==> flow/design.v <==
`timescale 1ns / 1ps
 module PWM(
    input clk,
	 input rst,
	 input  wire   [2:0] ctr,
	 output reg 	pwm_left_out,				 
	 output reg    pwm_right_out,           
	 output reg [3:0] ctr_dir_out       
    );
	 reg  [19:0]  countleft; 
	 reg  [19:0]  countright; 
	 reg [19:0]left;
	 reg [19:0]right;
	 always@(posedge clk)
	 if(rst)
		begin
		left<=20'h0;
		right<=20'h0;
		ctr_dir_out<=4'b0000;
		end
	 else
	 casex(ctr)
		3'b000:                   
			begin
			left<=20'h24a;
			right<=20'h24a;
			ctr_dir_out<=4'b0101;
			end
		3'b110:                      
			begin
			left<=20'h24a;
			right<=20'h75;
			ctr_dir_out<=4'b0101;
			end
		3'b111:                      
			begin
			left<=20'h24a;
			right<=20'h111;
			ctr_dir_out<=4'b0101; 
			end
		3'b101:                      
			begin
			left<=20'h75;
			right<=20'h24a;
			ctr_dir_out<=4'b0101;
			end
		3'b100:                      
			begin
			left<=20'h111;
			right<=20'h24a;
			ctr_dir_out<=4'b0101;
			end
		3'b011:                      
			begin
			left<=20'h298;
			right<=20'h298;
			ctr_dir_out<=4'b1010;
			end
		3'b010:                      
			begin
			left<=20'h298;
			right<=20'h298;
			ctr_dir_out<=4'b0101;
			end
		3'b001:                      
			begin
			left<=20'h187;
			right<=20'h187;
			ctr_dir_out<=4'b0000;
			end
		endcase
	always@(posedge clk)
		if(rst)
			begin
			countleft=20'b0;
			pwm_left_out=0;
			end
		else
		begin
			countleft=countleft+1;
			if(countleft<=left)
				begin
				pwm_left_out=1;
				end
			else begin
			pwm_left_out=0;
			end
			if(countleft>=20'h30d)
			begin
			countleft=0;
			end
		end
	always@(posedge clk)
		if(rst)
			begin
			countright=20'b0;
			pwm_right_out=0;
			end
		else
		begin
			countright=countright+1;
			if(countright<=right)
				begin
				pwm_right_out=1;
				end
			else begin
			pwm_right_out=0;
			end
			if(countright>=20'h30d)
			begin
			countright=0;
			end
		end
endmodule
`timescale 1ns / 1ps
module HongWai(
	 input clk,
	 input rst,
    output reg [2:0]ctr,
	 input wire [1:0]hwsignal,
	 output reg [1:0]leds_hw
    );
	 always@(posedge clk)                  
    begin
	 if(rst)
		leds_hw<=2'b00;
	 else
	 leds_hw<=hwsignal;
	 end
	 always@(posedge clk)
		if(rst)
			ctr<=3'b000;
		else
		casex(hwsignal)
		2'b00:
			begin
			ctr<=3'b000;
			end
		2'b10:
			begin
			ctr<=3'b101;       
			end
		2'b01:
			begin
			ctr<=3'b110;
			end
		2'b11:
			begin
			ctr<=3'b000;
			end
		endcase
endmodule
`timescale 1ns / 1ps
module ChaoShengBo(
	 input clk,
	 input rst,
	 output reg [2:0]ctr,
	 output reg En_o,
	 output reg En_negedge_o,
	 output reg Trig,
	 input wire Echo,
	 input wire [1:0]hwsignal,
	output reg En_tag
    );
	 reg [23:0]count;           
	 reg [23:0]timecount;       
	 reg [23:0]keep_obstacle_time;
	 reg [23:0]keep_no_obstacle_time;     
	 reg En;                     
	 reg [31:0]turnleft_count;      
	 reg [1:0]temp;
	 reg [1:0]Echo_temp;
	 reg En_negedge;
	 reg tag;
	 reg [31:0]tag_count;      
	 reg [31:0]count_total; 
	 reg count_tag;
	 always@(posedge clk)
	 if(rst)
	 begin
	 count=24'b0;
	 Trig=1'b0;
	 end
	 else
	 begin
	 count=count+1;
	 if(count>=24'h1312d)       
		begin
		Trig=1'b1;
		end
	if(count==24'h13136)           
		begin
		Trig=1'b0;
		count=24'b0;
		end
	 end
	 always@(posedge clk)
	 if(rst)
		begin
		timecount=24'b0;
		keep_obstacle_time<=24'b0;
		En=0;
		keep_no_obstacle_time=24'b0;
		turnleft_count=32'b0;
		temp<=2'b0;
		Echo_temp<=2'b0;
		En_negedge=0;
		ctr<=3'b000;
		En_tag=0;
		tag=0;
		tag_count=0;
		count_total=0;
		count_tag=0;
		En_o<=0;
		En_negedge_o<=0;
		end
	 else
	 begin
	 keep_obstacle_time<=timecount;
	 if(Echo)
		begin
		timecount=timecount+1;
		end
	  Echo_temp[0]<=Echo;
	  Echo_temp[1]<=Echo_temp[0]; 
	  if((Echo_temp==2'b10)&&(keep_obstacle_time>=24'h1e84))
	  begin
	  timecount=24'b0;
	  En=0;
	  end
	  if((keep_obstacle_time<=24'h6b7)&&(keep_obstacle_time>=24'h4e)&&(Echo_temp==2'b10))
		begin
		timecount=24'b0;
		En=1;
		ctr<=3'b111;
		end
	 temp[0]<=En;
	 temp[1]<=temp[0];
	 if(temp==2'b10)
	 begin
	 En_negedge=1;
	 tag=1;
	 count_tag=1;
	 end
	 if(count_tag==1)
	 begin
	 count_total=count_total+1;
	 end
	 if(En_negedge&(turnleft_count<=32'h1443fd)&(turnleft_count>32'h8583b))
	 begin
	 turnleft_count=turnleft_count+1;
	  ctr<=3'b100;
	 end
	 if(En_negedge&(turnleft_count<=32'h8583b))
	 begin
	 turnleft_count=turnleft_count+1;
	  ctr<=3'b000;
	 end
	  if(En_negedge&(turnleft_count<=32'h1a39de)&(turnleft_count>32'h1443fd))
	 begin
	 turnleft_count=turnleft_count+1;
	  ctr<=3'b111;
	 end
	 if(turnleft_count>=32'h1a39de)
	 begin
	 En_negedge=0;
	 turnleft_count=32'b0;
	 end
	 if(tag==1&((hwsignal==2'b10)|(hwsignal==2'b00)))
	 begin
	 En_tag=1;
	 tag_count=tag_count+1;
	 ctr<=3'b110;
	 end
	 if(tag_count>=32'h5f5e1)
	 begin
	 En_tag=0;
	 tag_count=0;
	 tag=0;
	 count_total=0;
	 count_tag=0;
	 end
	 if(count_total>=32'h5f5e10)
	 begin
	 En_tag=0;
	 tag_count=0;
	 tag=0;
	 count_total=0;
	 count_tag=0;
	 end
	 En_o<=En;
	 En_negedge_o<=En_negedge;
	 end
endmodule
`timescale 1ns / 1ps
module Bluetooth(
    input clk,
	 input rst,
	 input Rx,
	 output Tx,
	 output reg [7:0] seg_data,
	 output [7:0] seg_slect,
	 output reg bl_En,
	 output reg [2:0] bl_ctr
    );
	 reg EnRead;
	 reg [19:0]fp;
	 reg [16:0]seg_fp;
	 reg seg_fp_clk;
	 reg [7:0]data;
	 reg [7:0]seg_data_r;
	 reg bl_En_r;
	 reg [2:0]bl_ctr_r;
	 assign seg_slect=8'hfe;
	 assign Tx=1'b0;
	 always@(posedge clk)
	 if(rst)
	 begin
	 EnRead=0;
	 fp=20'h0;
	 data=8'hfe;
	 seg_fp=17'h0;
	 seg_fp_clk=0;
	 seg_data_r=8'h0;
	 bl_En_r=0;
	 bl_ctr_r=3'b001;
	 seg_data<=8'h0;
	 bl_En<=0;
	 bl_ctr<=3'b001;
	 end
	 else
	 begin
		if(Rx==0)
			begin
				EnRead=1;
			end
		if(EnRead)
			begin
				fp=fp+1;
			end
		case(fp)
		20'h7a:
			begin
				data[0]=Rx;
			end
		20'hcb:
			begin
				data[1]=Rx;
			end
		20'h11d:
			begin
				data[2]=Rx;
			end
		20'h16e:
			begin
				data[3]=Rx;
			end
		20'h1c0:
			begin
				data[4]=Rx;
			end
		20'h211:
			begin
				data[5]=Rx;
			end	
		20'h262:
			begin
				data[6]=Rx;
			end
		20'h2b4:
			begin
				data[7]=Rx;
			end
		20'h305:               
			begin
				EnRead=0;
				fp=20'h0;
			end
		endcase
	 seg_fp=seg_fp+1;
	 if(seg_fp==17'h1fff)
		begin
		seg_fp_clk=0;
		end
		if(seg_fp==17'h3d09)
		begin
		if(seg_fp_clk==0)
		case(data)
	  8'h0:
		begin
		seg_data_r=8'b11000000;
		bl_ctr_r=3'b010;                  
		end
	  8'h1:
		begin
		seg_data_r=8'b11111001;
		bl_ctr_r=3'b111;                  
		end
	  8'h2:
		begin
		seg_data_r=8'b10100100;
		bl_ctr_r=3'b011;                  
		end
	  8'h3:
		begin
		seg_data_r=8'b10110000;
		bl_ctr_r=3'b100;                  
		end
	  8'h4:
		begin
		seg_data_r=8'b10011001;
		bl_ctr_r=3'b001;                 
		end
	  8'h5:
		begin
		seg_data_r=8'b10010010;
		bl_En_r=1;                       
		end
	  8'h6:
		begin
		seg_data_r=8'b10000010;
		bl_En_r=0;                        
		end
	  8'h7:
		begin
		seg_data_r=8'b00000111;
		end
	  8'h8:
		begin
		seg_data_r=8'b01111111;
		end
	  8'h9:
		begin
		seg_data_r=8'b01101111;
		end
	 8'hff:
		begin
		seg_data_r=8'b01110110;
		end
	 8'hfe:
		begin
		seg_data_r=8'b10001100;
		end
	  endcase
		seg_fp_clk=1;
		end
	 seg_data<=seg_data_r;
	 bl_En<=bl_En_r;
	 bl_ctr<=bl_ctr_r;
	 end
endmodule
`timescale 1ns / 1ps
module Top(
	input  clk,
	input  rst,
	output pwm_left_out,
	output pwm_right_out,
	output [3:0] ctr_dir_out,
	output [2:0] led,
	input  [1:0]hwsignal,
	output [1:0]leds_hw,
	output wire [2:0] led_pwm_ctr,
	output Trig,
	input Echo,
	output En_tag,
	output csb_En_negedge,
	input Rx,
	output Tx,
	output [7:0] data,
	output [7:0] seg_slect
    );
	wire [2:0]hw_ctr;
	wire [2:0]ctr;
	wire [2:0]bl_ctr;
	wire csb_En;                    
	wire bl_En;
	wire [2:0]csb_ctr;
	wire [2:0]middctr;
	PWM pwm(.clk(clk),
				.rst(rst),
				.ctr(ctr),
				.pwm_left_out(pwm_left_out),
				.pwm_right_out(pwm_right_out),
				.ctr_dir_out(ctr_dir_out));
	HongWai hw(.clk(clk),
					.rst(rst),
					.ctr(hw_ctr),
					.hwsignal(hwsignal),
					.leds_hw(leds_hw));
	ChaoShengBo csb(.clk(clk),
					.rst(rst),
					.ctr(csb_ctr),
					.En_o(csb_En),
					.En_negedge_o(csb_En_negedge),
					.Trig(Trig),
					.Echo(Echo),
					.hwsignal(hwsignal),
					.En_tag(En_tag)
					);
	Bluetooth bt(.clk(clk),
					.rst(rst),
					.Rx(Rx),
					.Tx(Tx),
					.seg_data(data),
					.seg_slect(seg_slect),
					.bl_ctr(bl_ctr),
					.bl_En(bl_En));
		assign middctr=(csb_En|csb_En_negedge)?csb_ctr:hw_ctr;
		assign ctr=bl_En?bl_ctr:middctr;
		assign led_pwm_ctr=csb_ctr;
		assign led=ctr;
endmodule
# Step by step through the tools: Top
# What the tools print for Top, step after step.
# Lines are those of the file above, counted from 1.
# Library cell names are shortened.
# Not given: -
# design
top_module,Top
clock_port,clk
lib,sky130hd
corner,tt_025C_1v80

# Word-level counts
# Yosys after proc, flatten, opt, wreduce and memory -nomap, before mapping. Memory bits, and registers merged into a memory's read port (data or address), are not among the register bits. Print and check cells are not counted.
# Yosys's memory passes give these memory sizes; they may raise the number of words (mostly to a power of two), join words into wider ones and drop unused or constant bits.
# bits
in_bits,6
output_inout_bits,34
latchBits,0
mem_bits_rw,0
rom_bits,192
wordCells,178
n_memories,1
clocked_rd_ports_x_width,24
regBits,327
# classes
n_shift,0
n_div,0
n_reduce_logical,23
n_eq,28
logic,9
cmp,16
n_mux,56
n_mul,0
add_sub_neg,11
# memory_table
memory,size,width,rd,write_ports,line_no,rtl
(no name shown),8,24,1,0,22,casex(ctr)
# ops
operator,count
two-way mux 32 bit,11
adder 32 x 1 -> 32 bit (second input constant),5
parallel mux 8 bit (select 12 bit),1
== test 20 x 10 -> 1 bit (second input constant),4
<= comparator 32 x 21 -> 1 bit (second input constant),2
adder 20 x 1 -> 20 bit (second input constant),3
== test 20 x 9 -> 1 bit (second input constant),3
adder 24 x 1 -> 24 bit (second input constant),2
>= comparator 20 x 10 -> 1 bit (second input constant),2
<= comparator 20 bit,2
two-way mux 20 bit,2
>= comparator 32 x 19 -> 1 bit (second input constant),1
greater-than comparator 32 x 20 -> 1 bit (second input constant),1
<= comparator 32 x 20 -> 1 bit (second input constant),1
>= comparator 32 x 21 -> 1 bit (second input constant),1
greater-than comparator 32 x 21 -> 1 bit (second input constant),1
>= comparator 32 x 23 -> 1 bit (second input constant),1
== test 8 x 3 -> 1 bit (second input constant),4
two-way mux 1 bit,32
<= comparator 24 x 11 -> 1 bit (second input constant),1
>= comparator 24 x 13 -> 1 bit (second input constant),1
>= comparator 24 x 17 -> 1 bit (second input constant),1
== test 24 x 17 -> 1 bit (second input constant),1
>= comparator 24 x 7 -> 1 bit (second input constant),1
two-way mux 3 bit,7
== test 20 x 7 -> 1 bit (second input constant),1
== test 20 x 8 -> 1 bit (second input constant),1
adder 17 x 1 -> 17 bit (second input constant),1
# Not listed: further kinds 24, cells in them 49.

# Longest topological paths
# Yosys ltp: most cells in a row. Word level: on the elaborated netlist, between registers, memories and ports. Mapped: between sequential cells and ports; inverters and the memories' decode and read muxes count.
# logic_depth
ltp_word,18
ABC_AREA,0
mapped_depth,30
mapped_depth_nobuf,26

# After synthesis
# Yosys stat after the flow's synthesis: flattened, memories mapped to cells. It holds for the ABC_AREA given above (unset counts as 0); a run with the other value may have another netlist.
# mapped
synth_area_um2,16274.4
mapped_cells,2009
buffers,89
sequential_area_um2,6085.8
flip_flops,304
# by_type
cell,count,type_area_um2
dfxtp_1,304,6.09E+03
nor2_1,280,1.05E+03
xnor2_1,106,928.39
xor2_1,98,858.323
nand2_1,168,630.605
ha_1,46,575.552
nand3_1,104,520.499
a21oi_1,85,425.408
nor3_1,85,425.408
nor2b_1,56,350.336
o21ai_0,66,330.317
nand4_1,47,294.032
and3_1,45,281.52
mux2i_1,25,250.24
clkbuf_1,66,247.738
inv_1,65,243.984
nor4_1,35,218.96
a31oi_1,28,175.168
# Other cell types: 65; their cells: 300.
# By module: a second synthesis without flattening, with its own total; a netlist apart from the flattened one above.
# unflattened
hier_cells,2116
hier_area_um2,17369.2
# Rows give one instance, submodules left out.
# by_module
mod,seq_area_um2,mod_area_um2,cells,instances
ChaoShengBo,3583.4,10593.9,1324,1
Bluetooth,1181.1,3402.0,411,1
PWM,1221.2,3123.0,354,1
HongWai,100.1,167.7,14,1
Top,0.0,82.6,13,1

# Timing after synthesis
# Source: OpenSTA report_checks on the synthesized netlist (no wires, ideal clock, input and output delay 20% of the period each), path of least setup slack; recovery checks are left aside. Register names are those of the netlist, which keeps one name where synthesis merged equal registers.
# synth_path
path_kind,flip-flop to flip-flop
start,reg csb.turnleft_count[0]
end,reg csb.turnleft_count[20]
slack_ps,2568
t_first_pin_ps,0
setup_ps,135
clock_period_ps,10000
path_delay_ps,7432
arrival_time_ps,7297
driving_pins,29
required_time_ps,9865
path_buffers,4
synth_period_reached_ps,7432
# "path_delay_ps" is the arrival time less input delay plus setup time.
# "driving_pins" counts driving pins, that of a launching flip-flop among them; a cell with two outputs on the path counts twice.
# "synth_period_reached_ps" = period - worst setup slack (recovery checks aside). The figure is calculated, with input and output delays left at 20% of the set period.
# The rows between start and end are the longest chain of elaborated cells between them; the timing report does not say that the signal goes this way. Where chains are equally long, one stands for them.
# Each line given opens the expression or statement behind the cell; cells for indexed reads and writes are added by Yosys, which also makes memories of some case tables.
# A register here has more assigning lines than the two given.
# synth_via
cell_sequence,dfxtp_1 -> inv_1 -> ha_1 -> or4bb_1 -> or4_4 -> a211oi_2 -> nor3_2 -> buf_2 -> xnor2_1 -> ha_1 -> clkbuf_1 -> nand3_1 -> nor3_1 -> a21oi_1 -> nor4b_1 -> a41oi_4 -> a2111oi_1 -> xnor2_1 -> nand3_1 -> or4_1 -> o41a_1 -> and2_1 -> buf_6 -> nor4b_2 -> xor2_1 -> nand4_1 -> a311oi_4 -> buf_6 -> nor3_1
elab_chain_len,16
cone_cells,21
cone_lines,8
classes_between,3 x add/sub; 6 x compare; 6 x mux; 5 x logic; 1 x reduce/logical
# synth_rtl
element,line_no,rtl
start: declaration,170,reg [31:0]turnleft_count;
start: assignment,251,turnleft_count=turnleft_count+1;
start: assignment,256,turnleft_count=turnleft_count+1;
<= comparator 32 x 21 -> 1 bit,249,if(En_negedge&(turnleft_count<=32'h1443fd)&(turnleft_count>32'h8583b))
bitwise AND 1 bit x2,249,
two-way mux 32 bit,249,
two-way mux 32 bit,198,if(rst)
<= comparator 32 x 20 -> 1 bit,254,if(En_negedge&(turnleft_count<=32'h8583b))
bitwise AND 1 bit,254,
two-way mux 32 bit,254,
two-way mux 32 bit,198,
<= comparator 32 x 21 -> 1 bit,259,if(En_negedge&(turnleft_count<=32'h1a39de)&(turnleft_count>32'h1443fd))
bitwise AND 1 bit x2,259,
two-way mux 32 bit,259,
two-way mux 32 bit,198,
>= comparator 32 x 21 -> 1 bit,264,if(turnleft_count>=32'h1a39de)
OR reduction 2 bit,-,
end: assignment,256,
end: assignment,261,turnleft_count=turnleft_count+1;
end: declaration,170,

# Timing after layout
# From the final timing report of run 1: the path of least setup slack in the routed layout; clock arrival at registers is part of the times.
# The path's times are printed in steps of 10 ps; the period is the one set.
# layout_path
path_kind,flip-flop to flip-flop
start,reg csb.turnleft_count[0]
end,reg csb.turnleft_count[2]
slack_ps,6360
clock_period_ps,15600
setup_ps,160
required_time_ps,15980
arrival_time_ps,9620
t_first_pin_ps,540
driving_pins,25
path_buffers,1
# The rows between start and end are the longest chain of elaborated cells between them; the timing report does not say that the signal goes this way. Where chains are equally long, one stands for them.
# A register here has more assigning lines than the two given.
# layout_via
cell_sequence,dfxtp_1 -> ha_1 -> nand3b_1 -> nor4_1 -> a2111o_1 -> nor3_2 -> buf_4 -> xnor2_1 -> ha_1 -> nand3_1 -> nor3_1 -> a21oi_1 -> nor4b_1 -> a41oi_4 -> a2111oi_1 -> xnor2_1 -> nand3_1 -> or4_1 -> o41a_1 -> and2_1 -> nor2_2 -> a31o_2 -> nand4_1 -> a311oi_4 -> nor3_1
elab_chain_len,16
cone_cells,21
cone_lines,8
classes_between,3 x add/sub; 6 x compare; 6 x mux; 5 x logic; 1 x reduce/logical
# layout_rtl
element,line_no,rtl
start: declaration,170,reg [31:0]turnleft_count;
start: assignment,251,turnleft_count=turnleft_count+1;
start: assignment,256,turnleft_count=turnleft_count+1;
<= comparator 32 x 21 -> 1 bit,249,if(En_negedge&(turnleft_count<=32'h1443fd)&(turnleft_count>32'h8583b))
bitwise AND 1 bit x2,249,
two-way mux 32 bit,249,
two-way mux 32 bit,198,if(rst)
<= comparator 32 x 20 -> 1 bit,254,if(En_negedge&(turnleft_count<=32'h8583b))
bitwise AND 1 bit,254,
two-way mux 32 bit,254,
two-way mux 32 bit,198,
<= comparator 32 x 21 -> 1 bit,259,if(En_negedge&(turnleft_count<=32'h1a39de)&(turnleft_count>32'h1443fd))
bitwise AND 1 bit x2,259,
two-way mux 32 bit,259,
two-way mux 32 bit,198,
>= comparator 32 x 21 -> 1 bit,264,if(turnleft_count>=32'h1a39de)
OR reduction 2 bit,-,
end: assignment,256,
end: assignment,261,turnleft_count=turnleft_count+1;
end: declaration,170,

# Design Top on sky130hd. What follows are 4 stored runs of the flow, each under its own settings; their order means nothing. The constraints put input and output delay at 20% of the set period each and load the outputs with 0.01 pF.
# By "achieved_clock_period_ps" is meant the clock period of the run minus its worst setup slack. This is arithmetic on one report: input and output delays are still those of the set period (20% each).
# "totalPower_mw" rests on the timing tool's default activity at the inputs, not on a simulated workload.
# Among the settings, - means not set for that run.
run,CELL_PAD_IN_SITES_DETAIL_PLACEMENT,CELL_PAD_IN_SITES_GLOBAL_PLACEMENT,period_ns,CAP_MARGIN,CORE_MARGIN,CORE_UTILIZATION,SLEW_MARGIN,CTS_CLUSTER_DIAMETER,CTS_CLUSTER_SIZE,GPL_ROUTABILITY_DRIVEN,GPL_TIMING_DRIVEN,MAX_ROUTING_LAYER,ABC_AREA,CORE_ASPECT_RATIO,HOLD_SLACK_MARGIN,MIN_ROUTING_LAYER,PLACE_DENSITY,SETUP_SLACK_MARGIN,TNS_END_PERCENT,dieArea_um2,finalUtil_frac,worstSetupSlack_ps,stdcell_area_um2,achieved_clock_period_ps,hold_worst_slack_ps,timing.setup.tns_ps,totalPower_mw,synthArea_um2
run 1,1,1,15.6,20,2,40,20,-,-,-,-,-,-,-,-,-,-,-,-,42314.5,0.463,6363,18465.2,9237,461,0,1.753,16274.4
run 2,-,1,10.8,15,3,63,35,278,94,0,0,met4,-,-,-,-,-,-,-,27797.2,0.69,1555,17415.5,9245,487,0,1.675,16274.4
run 3,-,1,15.5,0,3,53,35,278,94,0,0,met4,1,1.72,0.27,met2,0.66,-,-,33733.7,0.581,8022,17888.4,7478,474,0,1.178,16689.8
run 4,1,3,15.6,30,8,40,20,173,-,-,0,-,-,-,-0.04,-,-,3.8,15,47395.5,0.462,6152,18681.7,9448,464,0,1.712,16274.4
